==> flow/design.v <==
module axi_gpio
#(
    parameter C_ALL_INPUTS        = 0,             
    parameter C_ALL_OUTPUTS       = 0,             
    parameter C_GPIO_WIDTH        = 32,            
    parameter C_DOUT_DEFAULT      = 32'h00000000,  
    parameter C_TRI_DEFAULT       = 32'hFFFFFFFF,  
    parameter C_IS_DUAL           = 0,             
    parameter C_ALL_INPUTS_2      = 0,             
    parameter C_ALL_OUTPUTS_2     = 0,             
    parameter C_GPIO2_WIDTH       = 32,            
    parameter C_DOUT_DEFAULT_2    = 32'h00000000,  
    parameter C_TRI_DEFAULT_2     = 32'hFFFFFFFF,  
    parameter C_INTERRUPT_PRESENT = 0              
)
(
    input  logic        ACLK,                     
    input  logic        ARESETn,                  
    input  logic  [8:0] s_axi_AWADDR,             
    input  logic        s_axi_AWVALID,            
    output logic        s_axi_AWREADY,            
    input  logic [31:0] s_axi_WDATA,              
    input  logic  [3:0] s_axi_WSTRB,              
    input  logic        s_axi_WVALID,             
    output logic        s_axi_WREADY,             
    output logic  [1:0] s_axi_BRESP,              
    output logic        s_axi_BVALID,             
    input  logic        s_axi_BREADY,             
    input  logic  [8:0] s_axi_ARADDR,             
    input  logic        s_axi_ARVALID,            
    output logic        s_axi_ARREADY,            
    output logic [31:0] s_axi_RDATA,              
    output logic  [1:0] s_axi_RRESP,              
    output logic        s_axi_RVALID,             
    input  logic        s_axi_RREADY,             
    output logic ip2intc_irpt,                    
    input  logic  [C_GPIO_WIDTH-1:0] gpio_io_i,   
    output logic  [C_GPIO_WIDTH-1:0] gpio_io_o,   
    output logic  [C_GPIO_WIDTH-1:0] gpio_io_t,   
    input  logic [C_GPIO2_WIDTH-1:0] gpio2_io_i,  
    output logic [C_GPIO2_WIDTH-1:0] gpio2_io_o,  
    output logic [C_GPIO2_WIDTH-1:0] gpio2_io_t   
);
localparam REG_GPIO_IO       = 9'h000;  
localparam REG_GPIO_IO_T     = 9'h004;  
localparam REG_GPIO2_IO      = 9'h008;  
localparam REG_GPIO2_IO_T    = 9'h00C;  
localparam REG_GLOBAL_INT_EN = 9'h11C;  
localparam REG_IP_INT_EN     = 9'h120;  
localparam REG_IP_INT_STATUS = 9'h128;  
localparam GPIO_IO_HIGH_0  = (C_GPIO_WIDTH >  8) ?  7 : C_GPIO_WIDTH-1;
localparam GPIO_IO_HIGH_1  = (C_GPIO_WIDTH > 16) ? 15 : C_GPIO_WIDTH-1;
localparam GPIO_IO_HIGH_2  = (C_GPIO_WIDTH > 24) ? 23 : C_GPIO_WIDTH-1;
localparam GPIO_IO_HIGH_3  = (C_GPIO_WIDTH > 32) ? 31 : C_GPIO_WIDTH-1;
localparam GPIO2_IO_HIGH_0 = (C_GPIO2_WIDTH >  8) ?  7 : C_GPIO2_WIDTH-1;
localparam GPIO2_IO_HIGH_1 = (C_GPIO2_WIDTH > 16) ? 15 : C_GPIO2_WIDTH-1;
localparam GPIO2_IO_HIGH_2 = (C_GPIO2_WIDTH > 24) ? 23 : C_GPIO2_WIDTH-1;
localparam GPIO2_IO_HIGH_3 = (C_GPIO2_WIDTH > 32) ? 31 : C_GPIO2_WIDTH-1;
logic [8:0] awaddr;
logic [8:0] araddr;
logic [C_GPIO_WIDTH-1:0]  gpio_io_i_reg;
logic [C_GPIO2_WIDTH-1:0] gpio2_io_i_reg;
logic [C_GPIO_WIDTH-1:0]  gpio_io_i_reg2;
logic [C_GPIO2_WIDTH-1:0] gpio2_io_i_reg2;
logic global_int_en;
logic [1:0] ip_int_en;
logic [1:0] ip_int_status;
logic clk;
logic rst;  
logic write_strobe;
logic read_strobe;
logic wr_reg_gpio_io;
logic wr_reg_gpio_io_t;
logic wr_reg_gpio2_io;
logic wr_reg_gpio2_io_t;
logic wr_reg_global_int_en;
logic wr_reg_ip_int_en;
logic wr_reg_ip_int_status;
assign clk = ACLK;
always_ff @(posedge clk) begin
    rst <= ~ARESETn;
end
assign write_strobe = s_axi_AWVALID && s_axi_WVALID && !s_axi_BVALID;
assign awaddr = {s_axi_AWADDR[8:2], 2'b00};
assign wr_reg_gpio_io       = (awaddr == REG_GPIO_IO      );
assign wr_reg_gpio_io_t     = (awaddr == REG_GPIO_IO_T    );
assign wr_reg_gpio2_io      = (awaddr == REG_GPIO2_IO     );
assign wr_reg_gpio2_io_t    = (awaddr == REG_GPIO2_IO_T   );
assign wr_reg_global_int_en = (awaddr == REG_GLOBAL_INT_EN);
assign wr_reg_ip_int_en     = (awaddr == REG_IP_INT_EN    );
assign wr_reg_ip_int_status = (awaddr == REG_IP_INT_STATUS);
assign s_axi_BRESP = 2'b00;  
generate
if (!C_ALL_INPUTS) begin
    if (C_GPIO_WIDTH > 0) begin
        always_ff @(posedge clk) begin
            if (rst)
                gpio_io_o[GPIO_IO_HIGH_0:0] <= C_DOUT_DEFAULT[GPIO_IO_HIGH_0:0];
            else if (write_strobe && wr_reg_gpio_io && s_axi_WSTRB[0])
                gpio_io_o[GPIO_IO_HIGH_0:0] <= s_axi_WDATA[GPIO_IO_HIGH_0:0];
        end
    end
    if (C_GPIO_WIDTH > 8) begin
        always_ff @(posedge clk) begin
            if (rst)
                gpio_io_o[GPIO_IO_HIGH_1:8] <= C_DOUT_DEFAULT[GPIO_IO_HIGH_1:8];
            else if (write_strobe && wr_reg_gpio_io && s_axi_WSTRB[1])
                gpio_io_o[GPIO_IO_HIGH_1:8] <= s_axi_WDATA[GPIO_IO_HIGH_1:8];
        end
    end
    if (C_GPIO_WIDTH > 16) begin
        always_ff @(posedge clk) begin
            if (rst)
                gpio_io_o[GPIO_IO_HIGH_2:16] <= C_DOUT_DEFAULT[GPIO_IO_HIGH_2:16];
            else if (write_strobe && wr_reg_gpio_io && s_axi_WSTRB[2])
                gpio_io_o[GPIO_IO_HIGH_2:16] <= s_axi_WDATA[GPIO_IO_HIGH_2:16];
        end
    end
    if (C_GPIO_WIDTH > 24) begin
        always_ff @(posedge clk) begin
            if (rst)
                gpio_io_o[GPIO_IO_HIGH_3:24] <= C_DOUT_DEFAULT[GPIO_IO_HIGH_3:24];
            else if (write_strobe && wr_reg_gpio_io && s_axi_WSTRB[3])
                gpio_io_o[GPIO_IO_HIGH_3:24] <= s_axi_WDATA[GPIO_IO_HIGH_3:24];
        end
    end
end
else begin
    assign gpio_io_o = C_DOUT_DEFAULT;
end
if (!C_ALL_INPUTS && !C_ALL_OUTPUTS) begin
    if (C_GPIO_WIDTH > 0) begin
        always_ff @(posedge clk) begin
            if (rst)
                gpio_io_t[GPIO_IO_HIGH_0:0] <= C_DOUT_DEFAULT[GPIO_IO_HIGH_0:0];
            else if (write_strobe && wr_reg_gpio_io_t && s_axi_WSTRB[0])
                gpio_io_t[GPIO_IO_HIGH_0:0] <= s_axi_WDATA[GPIO_IO_HIGH_0:0];
        end
    end
    if (C_GPIO_WIDTH > 8) begin
        always_ff @(posedge clk) begin
            if (rst)
                gpio_io_t[GPIO_IO_HIGH_1:8] <= C_DOUT_DEFAULT[GPIO_IO_HIGH_1:8];
            else if (write_strobe && wr_reg_gpio_io_t && s_axi_WSTRB[1])
                gpio_io_t[GPIO_IO_HIGH_1:8] <= s_axi_WDATA[GPIO_IO_HIGH_1:8];
        end
    end
    if (C_GPIO_WIDTH > 16) begin
        always_ff @(posedge clk) begin
            if (rst)
                gpio_io_t[GPIO_IO_HIGH_2:16] <= C_DOUT_DEFAULT[GPIO_IO_HIGH_2:16];
            else if (write_strobe && wr_reg_gpio_io_t && s_axi_WSTRB[2])
                gpio_io_t[GPIO_IO_HIGH_2:16] <= s_axi_WDATA[GPIO_IO_HIGH_2:16];
        end
    end
    if (C_GPIO_WIDTH > 24) begin
        always_ff @(posedge clk) begin
            if (rst)
                gpio_io_t[GPIO_IO_HIGH_3:24] <= C_DOUT_DEFAULT[GPIO_IO_HIGH_3:24];
            else if (write_strobe && wr_reg_gpio_io_t && s_axi_WSTRB[3])
                gpio_io_t[GPIO_IO_HIGH_3:24] <= s_axi_WDATA[GPIO_IO_HIGH_3:24];
        end
    end
end
else begin
    assign gpio_io_t = C_TRI_DEFAULT;
end
if (C_IS_DUAL && !C_ALL_INPUTS_2) begin
    if (C_GPIO2_WIDTH > 0) begin
        always_ff @(posedge clk) begin
            if (rst)
                gpio2_io_o[GPIO2_IO_HIGH_0:0] <= C_DOUT_DEFAULT[GPIO2_IO_HIGH_0:0];
            else if (write_strobe && wr_reg_gpio2_io && s_axi_WSTRB[0])
                gpio2_io_o[GPIO2_IO_HIGH_0:0] <= s_axi_WDATA[GPIO2_IO_HIGH_0:0];
        end
    end
    if (C_GPIO2_WIDTH > 8) begin
        always_ff @(posedge clk) begin
            if (rst)
                gpio2_io_o[GPIO2_IO_HIGH_1:8] <= C_DOUT_DEFAULT[GPIO2_IO_HIGH_1:8];
            else if (write_strobe && wr_reg_gpio2_io && s_axi_WSTRB[1])
                gpio2_io_o[GPIO2_IO_HIGH_1:8] <= s_axi_WDATA[GPIO2_IO_HIGH_1:8];
        end
    end
    if (C_GPIO2_WIDTH > 16) begin
        always_ff @(posedge clk) begin
            if (rst)
                gpio2_io_o[GPIO2_IO_HIGH_2:16] <= C_DOUT_DEFAULT[GPIO2_IO_HIGH_2:16];
            else if (write_strobe && wr_reg_gpio2_io && s_axi_WSTRB[2])
                gpio2_io_o[GPIO2_IO_HIGH_2:16] <= s_axi_WDATA[GPIO2_IO_HIGH_2:16];
        end
    end
    if (C_GPIO2_WIDTH > 24) begin
        always_ff @(posedge clk) begin
            if (rst)
                gpio2_io_o[GPIO2_IO_HIGH_3:24] <= C_DOUT_DEFAULT[GPIO2_IO_HIGH_3:24];
            else if (write_strobe && wr_reg_gpio2_io && s_axi_WSTRB[3])
                gpio2_io_o[GPIO2_IO_HIGH_3:24] <= s_axi_WDATA[GPIO2_IO_HIGH_3:24];
        end
    end
end
else begin
    assign gpio2_io_o = C_DOUT_DEFAULT_2;
end
if (C_IS_DUAL && !C_ALL_INPUTS_2 && !C_ALL_OUTPUTS_2) begin
    if (C_GPIO2_WIDTH > 0) begin
        always_ff @(posedge clk) begin
            if (rst)
                gpio2_io_t[GPIO2_IO_HIGH_0:0] <= C_DOUT_DEFAULT[GPIO2_IO_HIGH_0:0];
            else if (write_strobe && wr_reg_gpio2_io_t && s_axi_WSTRB[0])
                gpio2_io_t[GPIO2_IO_HIGH_0:0] <= s_axi_WDATA[GPIO2_IO_HIGH_0:0];
        end
    end
    if (C_GPIO2_WIDTH > 8) begin
        always_ff @(posedge clk) begin
            if (rst)
                gpio2_io_t[GPIO2_IO_HIGH_1:8] <= C_DOUT_DEFAULT[GPIO2_IO_HIGH_1:8];
            else if (write_strobe && wr_reg_gpio2_io_t && s_axi_WSTRB[1])
                gpio2_io_t[GPIO2_IO_HIGH_1:8] <= s_axi_WDATA[GPIO2_IO_HIGH_1:8];
        end
    end
    if (C_GPIO2_WIDTH > 16) begin
        always_ff @(posedge clk) begin
            if (rst)
                gpio2_io_t[GPIO2_IO_HIGH_2:16] <= C_DOUT_DEFAULT[GPIO2_IO_HIGH_2:16];
            else if (write_strobe && wr_reg_gpio2_io_t && s_axi_WSTRB[2])
                gpio2_io_t[GPIO2_IO_HIGH_2:16] <= s_axi_WDATA[GPIO2_IO_HIGH_2:16];
        end
    end
    if (C_GPIO2_WIDTH > 24) begin
        always_ff @(posedge clk) begin
            if (rst)
                gpio2_io_t[GPIO2_IO_HIGH_3:24] <= C_DOUT_DEFAULT[GPIO2_IO_HIGH_3:24];
            else if (write_strobe && wr_reg_gpio2_io_t && s_axi_WSTRB[3])
                gpio2_io_t[GPIO2_IO_HIGH_3:24] <= s_axi_WDATA[GPIO2_IO_HIGH_3:24];
        end
    end
end
else begin
    assign gpio2_io_t = C_TRI_DEFAULT;
end
if (C_INTERRUPT_PRESENT) begin
    always_ff @(posedge clk) begin
        if (rst) begin
            global_int_en <= 1'b0;
            ip_int_en <= 2'b00;
        end
        else if (write_strobe) begin
            if (wr_reg_global_int_en && s_axi_WSTRB[3]) global_int_en <= s_axi_WDATA[31];
            if (wr_reg_ip_int_en && s_axi_WSTRB[0]) ip_int_en <= s_axi_WDATA[1:0];
        end
    end
end
else begin
    assign global_int_en = 1'b0;
    assign ip_int_en = 2'b00;
end
endgenerate
always_ff @(posedge clk) begin
    if (rst) begin
        s_axi_AWREADY <= 1'b0;
        s_axi_WREADY  <= 1'b0;
        s_axi_BVALID  <= 1'b0;
    end
    else begin
        s_axi_AWREADY <= write_strobe;
        s_axi_WREADY  <= write_strobe;
        if (write_strobe) begin
            s_axi_BVALID  <= 1'b1;
        end
        else if (s_axi_BVALID) begin
            s_axi_BVALID  <= ~s_axi_BREADY;
        end
    end
end
generate
if (!C_ALL_OUTPUTS) begin
    always_ff @(posedge clk) begin
        gpio_io_i_reg  <= gpio_io_i;
    end
end
else begin
    assign gpio_io_i_reg = '0;
end
if (C_IS_DUAL && !C_ALL_OUTPUTS_2) begin
    always_ff @(posedge clk) begin
        gpio2_io_i_reg <= gpio2_io_i;
    end
end
else begin
    assign gpio2_io_i_reg = '0;
end
endgenerate
generate
if (C_INTERRUPT_PRESENT) begin
    always_ff @(posedge clk) begin
        if (rst) begin
            gpio_io_i_reg2  <= '0;
            gpio2_io_i_reg2 <= '0;
            ip_int_status   <= '0;
            ip2intc_irpt    <= 1'b0;
        end
        else begin
            gpio_io_i_reg2  <= gpio_io_i_reg;
            if (gpio_io_i_reg != gpio_io_i_reg2) begin
                ip_int_status[0] <= 1'b1;
            end
            else if (write_strobe && wr_reg_ip_int_status && s_axi_WSTRB[0]) begin
                ip_int_status[0] <= s_axi_WDATA[0] ^ ip_int_status[0];
            end
            gpio2_io_i_reg2 <= gpio2_io_i_reg;
            if (gpio2_io_i_reg != gpio2_io_i_reg2) begin
                ip_int_status[1] <= 1'b1;
            end
            else if (write_strobe && wr_reg_ip_int_status && s_axi_WSTRB[0]) begin
                ip_int_status[1] <= s_axi_WDATA[1] ^ ip_int_status[1];
            end
            ip2intc_irpt <= |ip_int_status[1:0];
        end
    end
end
else begin
    assign ip2intc_irpt = 1'b0;
    assign ip_int_status = 2'b00;
    assign gpio_io_i_reg2 = '0;
    assign gpio2_io_i_reg2 = '0;
end
endgenerate
assign read_strobe = s_axi_ARVALID && !s_axi_RVALID;
assign s_axi_RRESP = 2'b00;  
assign araddr = {s_axi_ARADDR[8:2],2'b00};
always_ff @(posedge clk) begin
    if (rst) begin
        s_axi_ARREADY <= '0;
        s_axi_RDATA   <= '0;
        s_axi_RVALID  <= '0;
    end
    else begin
        s_axi_ARREADY <= read_strobe;
        if (read_strobe) begin
            s_axi_RDATA <= 32'd0;  
            unique case (araddr)
                REG_GPIO_IO       : s_axi_RDATA <= gpio_io_i_reg;           
                REG_GPIO_IO_T     : s_axi_RDATA <= gpio_io_t;               
                REG_GPIO2_IO      : s_axi_RDATA <= gpio2_io_i_reg;          
                REG_GPIO2_IO_T    : s_axi_RDATA <= gpio2_io_t;              
                REG_GLOBAL_INT_EN : s_axi_RDATA <= {global_int_en, 30'd0};  
                REG_IP_INT_EN     : s_axi_RDATA <= {30'd0, ip_int_en};      
                REG_IP_INT_STATUS : s_axi_RDATA <= {30'd0, ip_int_status};  
                default : s_axi_RDATA <= 32'd0;          
            endcase
        end
        if (read_strobe) begin
            s_axi_RVALID <= 1'b1;
        end
        else if (s_axi_RVALID) begin
            s_axi_RVALID <= ~s_axi_RREADY;
        end
    end
end
endmodule
module axi_gpio_expanded
#(
    parameter C_ALL_INPUTS        = 0,             
    parameter C_ALL_OUTPUTS       = 0,             
    parameter C_GPIO_WIDTH        = 32,            
    parameter C_DOUT_DEFAULT      = 32'h00000000,  
    parameter C_TRI_DEFAULT       = 32'hFFFFFFFF,  
    parameter C_IS_DUAL           = 1,             
    parameter C_ALL_INPUTS_2      = 0,             
    parameter C_ALL_OUTPUTS_2     = 0,             
    parameter C_GPIO2_WIDTH       = 32,            
    parameter C_DOUT_DEFAULT_2    = 32'h00000000,  
    parameter C_TRI_DEFAULT_2     = 32'hFFFFFFFF,  
    parameter C_INTERRUPT_PRESENT = 1              
)
(
    input logic ACLK,     
    input logic ARESETn,  
    input  logic              [8:2] AWADDR,    
    input  logic              [2:0] AWPROT,    
    input  logic                    AWVALID,   
    output logic                    AWREADY,   
    input  logic             [31:0] WDATA,   
    input  logic              [3:0] WSTRB,   
    input  logic                    WVALID,  
    output logic                    WREADY,  
    output logic              [1:0] BRESP,   
    output logic                    BVALID,  
    input  logic                    BREADY,  
    input  logic              [8:2] ARADDR,    
    input  logic              [2:0] ARPROT,    
    input  logic                    ARVALID,   
    output logic                    ARREADY,   
    output logic             [31:0] RDATA,   
    output logic              [1:0] RRESP,   
    output logic                    RVALID,  
    input  logic                    RREADY,  
    output logic ip2intc_irpt,                    
    input  logic  [C_GPIO_WIDTH-1:0] gpio_io_i,   
    output logic  [C_GPIO_WIDTH-1:0] gpio_io_o,   
    output logic  [C_GPIO_WIDTH-1:0] gpio_io_t,   
    input  logic [C_GPIO2_WIDTH-1:0] gpio2_io_i,  
    output logic [C_GPIO2_WIDTH-1:0] gpio2_io_o,  
    output logic [C_GPIO2_WIDTH-1:0] gpio2_io_t   
);
   axi_gpio #(.C_ALL_INPUTS(C_ALL_INPUTS),
              .C_ALL_OUTPUTS(C_ALL_OUTPUTS),
              .C_GPIO_WIDTH(C_GPIO_WIDTH),
              .C_DOUT_DEFAULT(C_DOUT_DEFAULT),
              .C_TRI_DEFAULT(C_TRI_DEFAULT),
              .C_IS_DUAL(C_IS_DUAL),
              .C_ALL_INPUTS_2(C_ALL_INPUTS_2),
              .C_ALL_OUTPUTS_2(C_ALL_OUTPUTS_2),
              .C_GPIO2_WIDTH(C_GPIO2_WIDTH),
              .C_DOUT_DEFAULT_2(C_DOUT_DEFAULT_2),
              .C_TRI_DEFAULT_2(C_TRI_DEFAULT_2),
              .C_INTERRUPT_PRESENT(C_INTERRUPT_PRESENT))
     gpio(.ACLK(ACLK), .ARESETn(ARESETn),
          .s_axi_AWADDR({AWADDR, 2'b00}), .s_axi_AWVALID(AWVALID), .s_axi_AWREADY(AWREADY),
          .s_axi_WDATA(WDATA), .s_axi_WSTRB(WSTRB), .s_axi_WVALID(WVALID), .s_axi_WREADY(WREADY),
          .s_axi_BRESP(BRESP), .s_axi_BVALID(BVALID), .s_axi_BREADY(BREADY),
          .s_axi_ARADDR({ARADDR, 2'b00}), .s_axi_ARVALID(ARVALID), .s_axi_ARREADY(ARREADY),
          .s_axi_RDATA(RDATA), .s_axi_RRESP(RRESP), .s_axi_RVALID(RVALID), .s_axi_RREADY(RREADY),
          .ip2intc_irpt(ip2intc_irpt),
          .gpio_io_i(gpio_io_i), .gpio_io_o(gpio_io_o), .gpio_io_t(gpio_io_t),
          .gpio2_io_i(gpio2_io_i), .gpio2_io_o(gpio2_io_o), .gpio2_io_t(gpio2_io_t));
endmodule
[Reports on axi_gpio_expanded]
Tool output for the design above, in the order of the flow.
Line numbers count from 1 in the design file above.
Cell names lack the library's common part.
The mark -- stands for no value.
Design
  top module: axi_gpio_expanded
  clock: ACLK
  library: sky130hd
  timing corner: tt_025C_1v80

[Elaborated design]
Yosys after proc, flatten, opt, wreduce and memory -nomap, before mapping. Memory bits, and registers merged into a memory's read port (data or address), are not among the register bits. Print and check cells are not counted. Equal cells are merged and count once.
Bit counts
  bits in registers: 299
  input port bits: 127
  output and inout bits: 170
  cells after elaboration: 95
Cells by class
  equal/unequal tests: 14
  multiplexer cells: 9
  bitwise operators: 5
  reductions and logical operators: 36
Operators by type and width (count)
  32-bit case mux with 7-bit select: 1
  32-bit inequality test: 2
  7-bit equality test with constant B: 6
  7-bit by 2-bit equality test with 1-bit output with constant B: 4
  1-bit logical AND: 27
  9-bit zero test: 2
  7-bit by 1-bit equality test with 1-bit output with constant B: 2
  1-bit two-way mux: 8
  2-bit AND reduction: 2
  2-bit nonzero test: 2
  1-bit NOT: 3
  1-bit bitwise XOR: 2
  1-bit zero test: 2
  2-bit OR reduction: 1

[Logic depth]
Yosys ltp: most cells in a row. Word level: on the elaborated netlist, between registers, memories and ports. Mapped: between sequential cells and ports; inverters and the memories' decode and read muxes count.
Logic depth
  word-level depth: 6
  ABC_AREA: 0
  mapped depth: 7
  mapped depth without buffers: 5

[Mapped cells and area]
Source: synth_stat.txt of the flow (Yosys; design flattened, memories mapped). It holds for the ABC_AREA given above (unset counts as 0); a run with the other value may have another netlist.
Cell types
  dfxtp_1: count 299, area in all 5.99E+03 um2
  nand2_1: count 270, area in all 1.01E+03 um2
  mux4_2: count 31, area in all 698.17 um2
  a21oi_1: count 135, area in all 675.648 um2
  xnor2_1: count 66, area in all 578.054 um2
  nor2b_1: count 66, area in all 412.896 um2
  a22o_1: count 22, area in all 192.685 um2
  clkbuf_1: count 36, area in all 135.13 um2
  and3_1: count 18, area in all 112.608 um2
  nand3_2: count 10, area in all 100.096 um2
  nand4_1: count 16, area in all 100.096 um2
  buf_2: count 19, area in all 95.091 um2
  o21ai_0: count 12, area in all 60.058 um2
  mux2i_1: count 5, area in all 50.048 um2
  buf_4: count 6, area in all 45.043 um2
  nor2_1: count 12, area in all 45.043 um2
  inv_1: count 10, area in all 37.536 um2
  nand3_1: count 7, area in all 35.034 um2
Other cell types: 19; their cells: 30.
Synthesis totals
  cells in the netlist: 1070
  chip area (Yosys): 10607.7 um2
  area of sequential cells: 5985.7 um2
  flip-flops: 299
  buffer cells: 62
By module: a second synthesis without flattening, with its own total; a netlist apart from the flattened one above.
Unflattened totals
  cell total of the unflattened synthesis: 930
  area total of the unflattened synthesis: 11011.8 um2
Each row is one instance without its submodules.
By module
  axi_gpio: instances 1, cells 929, area 11008.1 um2, seq. area 5985.7 um2
  axi_gpio_expanded: instances 1, cells 1, area 3.8 um2, seq. area 0.0 um2

[Timing after synthesis]
Source: OpenSTA report_checks on the synthesized netlist (no wires, ideal clock, input and output delay 20% of the period each), path of least setup slack; recovery checks are left aside. Register names are those of the netlist, which keeps one name where synthesis merged equal registers.
Timing path after synthesis
  path type: input to register
  start: input AWADDR[4]
  end: register gpio.gpio_io_o[0]
  clock period: 5.0 ns
  input delay: 1.000 ns
  setup time: 0.132 ns
  launch time at the first pin: 1.000 ns
  data arrival time: 2.332 ns
  required time: 4.868 ns
  setup slack: 2.536 ns
  path delay: 1.464 ns
  stages on the path: 7
  buffers on the path: 2
  synthesis period reached: 2.464 ns
"path delay" = arrival - input delay + setup time.
"stages on the path": output pins that drive a net of the path, with the launching flip-flop's if there is one; two outputs of one cell count as two.
"synthesis period reached" = period - worst setup slack (recovery checks aside). The figure is calculated, with input and output delays left at 20% of the set period.
Between the ends stands the longest chain of elaborated cells between them, by number of cells; it is not shown to be the way that was timed. Of several equally long chains one is given.
A line is the first line of the expression or statement that the cell stems from. Yosys adds cells for indexed reads and writes and turns some case tables into memories.
On the way, after synthesis
  cells stage by stage: or3_1 > nor4_2 > buf_2 > buf_4 > nand3_2 > nand2_1 > a21oi_1
  length of the longest elaborated chain: 3
  elaborated cells on any way between the ends: 3
  those cells by class: reduce/logical (3)
Ends and longest elaborated chain, after synthesis
  start, declared: RTL line 380  | input  logic              [8:2] AWADDR,
  9-bit zero test: RTL line 85  | assign wr_reg_gpio_io       = (awaddr == REG_GPIO_IO      );
  1-bit logical AND x2: RTL line 99  | else if (write_strobe && wr_reg_gpio_io && s_axi_WSTRB[0])
  end, assigned: RTL line 98  | gpio_io_o[GPIO_IO_HIGH_0:0] <= C_DOUT_DEFAULT[GPIO_IO_HIGH_0:0];
  end, assigned: RTL line 100  | gpio_io_o[GPIO_IO_HIGH_0:0] <= s_axi_WDATA[GPIO_IO_HIGH_0:0];
  end, declared: RTL line 38  | output logic  [C_GPIO_WIDTH-1:0] gpio_io_o,

[Worst path after layout]
Path of least setup slack in the final report of stored run 1 (OpenROAD, finished layout, wires in). Where an end is a register, its clock arrival counts in the times.
Timing path after layout
  path type: input to register
  start: input AWADDR[4]
  end: register gpio.gpio2_io_t[29]
  clock period: 5.0 ns
  input delay: 1.00 ns
  setup time: 0.08 ns
  launch time at the first pin: 1.00 ns
  data arrival time: 3.46 ns
  required time: 5.48 ns
  setup slack: 2.02 ns
  stages on the path: 7
  buffers on the path: 2
Between the ends stands the longest chain of elaborated cells between them, by number of cells; it is not shown to be the way that was timed. Of several equally long chains one is given.
On the way, after layout
  cells stage by stage: clkdlybuf4s50_1 > or3_1 > nor4_4 > buf_4 > and3_1 > nand2_1 > a21oi_1
  length of the longest elaborated chain: 3
  elaborated cells on any way between the ends: 3
  those cells by class: eq/ne (1); reduce/logical (2)
Ends and longest elaborated chain, after layout
  start, declared: RTL line 380  | input  logic              [8:2] AWADDR,
  7-bit by 2-bit equality test with 1-bit output: RTL line 88  | assign wr_reg_gpio2_io_t    = (awaddr == REG_GPIO2_IO_T   );
  1-bit logical AND x2: RTL line 234  | else if (write_strobe && wr_reg_gpio2_io_t && s_axi_WSTRB[3])
  end, assigned: RTL line 233  | gpio2_io_t[GPIO2_IO_HIGH_3:24] <= C_DOUT_DEFAULT[GPIO2_IO_HIGH_3:24];
  end, assigned: RTL line 235  | gpio2_io_t[GPIO2_IO_HIGH_3:24] <= s_axi_WDATA[GPIO2_IO_HIGH_3:24];
  end, declared: RTL line 42  | output logic [C_GPIO2_WIDTH-1:0] gpio2_io_t

==> results <==
Measured data: module axi_gpio_expanded, platform sky130hd, 2 stored runs of the flow under differing settings, order arbitrary. Input and output delays are each 20% of the period that was set; the output load is 0.01 pF.
"achieved clock period (ns)" means the clock period less the worst setup slack. The figure is calculated, with input and output delays left at 20% of the set period.
"worst setup path time (ns)" = time allowed to the worst setup path (clock period - input delay - output delay, where it has them) - its slack; a late launch clock adds to it, a late capture clock takes from it.
"finish__power__total": no workload was simulated; the value follows from the tool's default switching activity.

Flow files of stored run 1
==> flow/run.sh <==
#!/bin/bash
# the make line also repeats the synthesis and layout settings of config.mk as NAME=value (left out here)
make -C /OpenROAD-flow-scripts/flow DESIGN_CONFIG=/design/flow/config.mk WORK_HOME=/design/flow/orfs CLKGATE_MAP_FILE= finish
==> flow/config.mk <==
export PLATFORM = sky130hd
export DESIGN_NAME = axi_gpio_expanded
export DESIGN_NICKNAME = axi_gpio_expanded
export VERILOG_FILES = /design/flow/design.v
export SDC_FILE = /design/flow/constraint.sdc
export NUM_CORES = 4
export LEC_CHECK = 0
export CAP_MARGIN = 20
export CORE_MARGIN = 2
export CORE_UTILIZATION = 40
export SLEW_MARGIN = 20
==> flow/constraint.sdc <==
create_clock -name core_clock -period 5.0 [get_ports {ACLK}]
set_input_delay 1.0000 -clock core_clock [delete_from_list [all_inputs] [get_ports {ACLK}]]
set_output_delay 1.0000 -clock core_clock [all_outputs]
set_load 0.01 [all_outputs]

report of stored run 1
yosys chip area after synthesis (um^2): 10607.7
finish__design__die__area: 27837.3
finish__design__instance__area__stdcell: 14724.1
finish__design__instance__utilization: 0.5650
finish__timing__setup__ws: 2.025
finish__timing__setup__tns: 0.000
finish__timing__hold__ws: 0.451
finish__power__total: 5.153e-03
achieved clock period (ns): 2.975
worst setup path time (ns): 1.98
worst setup path kind: input to register

Flow files of stored run 2
==> flow/run.sh <==
#!/bin/bash
# the make line also repeats the synthesis and layout settings of config.mk as NAME=value (left out here)
make -C /OpenROAD-flow-scripts/flow DESIGN_CONFIG=/design/flow/config.mk WORK_HOME=/design/flow/orfs CLKGATE_MAP_FILE= finish
==> flow/config.mk <==
export PLATFORM = sky130hd
export DESIGN_NAME = axi_gpio_expanded
export DESIGN_NICKNAME = axi_gpio_expanded
export VERILOG_FILES = /design/flow/design.v
export SDC_FILE = /design/flow/constraint.sdc
export NUM_CORES = 4
export LEC_CHECK = 0
export ABC_AREA = 1
export CAP_MARGIN = 20
export CELL_PAD_IN_SITES_GLOBAL_PLACEMENT = 3
export CORE_ASPECT_RATIO = 0.86
export CORE_MARGIN = 2
export CORE_UTILIZATION = 23
export CTS_CLUSTER_DIAMETER = 263
export CTS_CLUSTER_SIZE = 86
export GPL_ROUTABILITY_DRIVEN = 0
export HOLD_SLACK_MARGIN = 0.2
export MAX_ROUTING_LAYER = met4
export MIN_ROUTING_LAYER = met2
export PLACE_DENSITY_LB_ADDON = 0.17
export SETUP_SLACK_MARGIN = 0.8
export SLEW_MARGIN = 30
==> flow/constraint.sdc <==
create_clock -name core_clock -period 4.06 [get_ports {ACLK}]
set_input_delay 0.8120 -clock core_clock [delete_from_list [all_inputs] [get_ports {ACLK}]]
set_output_delay 0.8120 -clock core_clock [all_outputs]
set_load 0.01 [all_outputs]

report of stored run 2
yosys chip area after synthesis (um^2): 11362.1
finish__design__die__area: 51198.7
finish__design__instance__area__stdcell: 14989.4
finish__design__instance__utilization: 0.3072
finish__timing__setup__ws: 1.405
finish__timing__setup__tns: 0.000
finish__timing__hold__ws: 0.380
finish__power__total: 4.821e-03
achieved clock period (ns): 2.655
worst setup path time (ns): 1.84
worst setup path kind: input to register
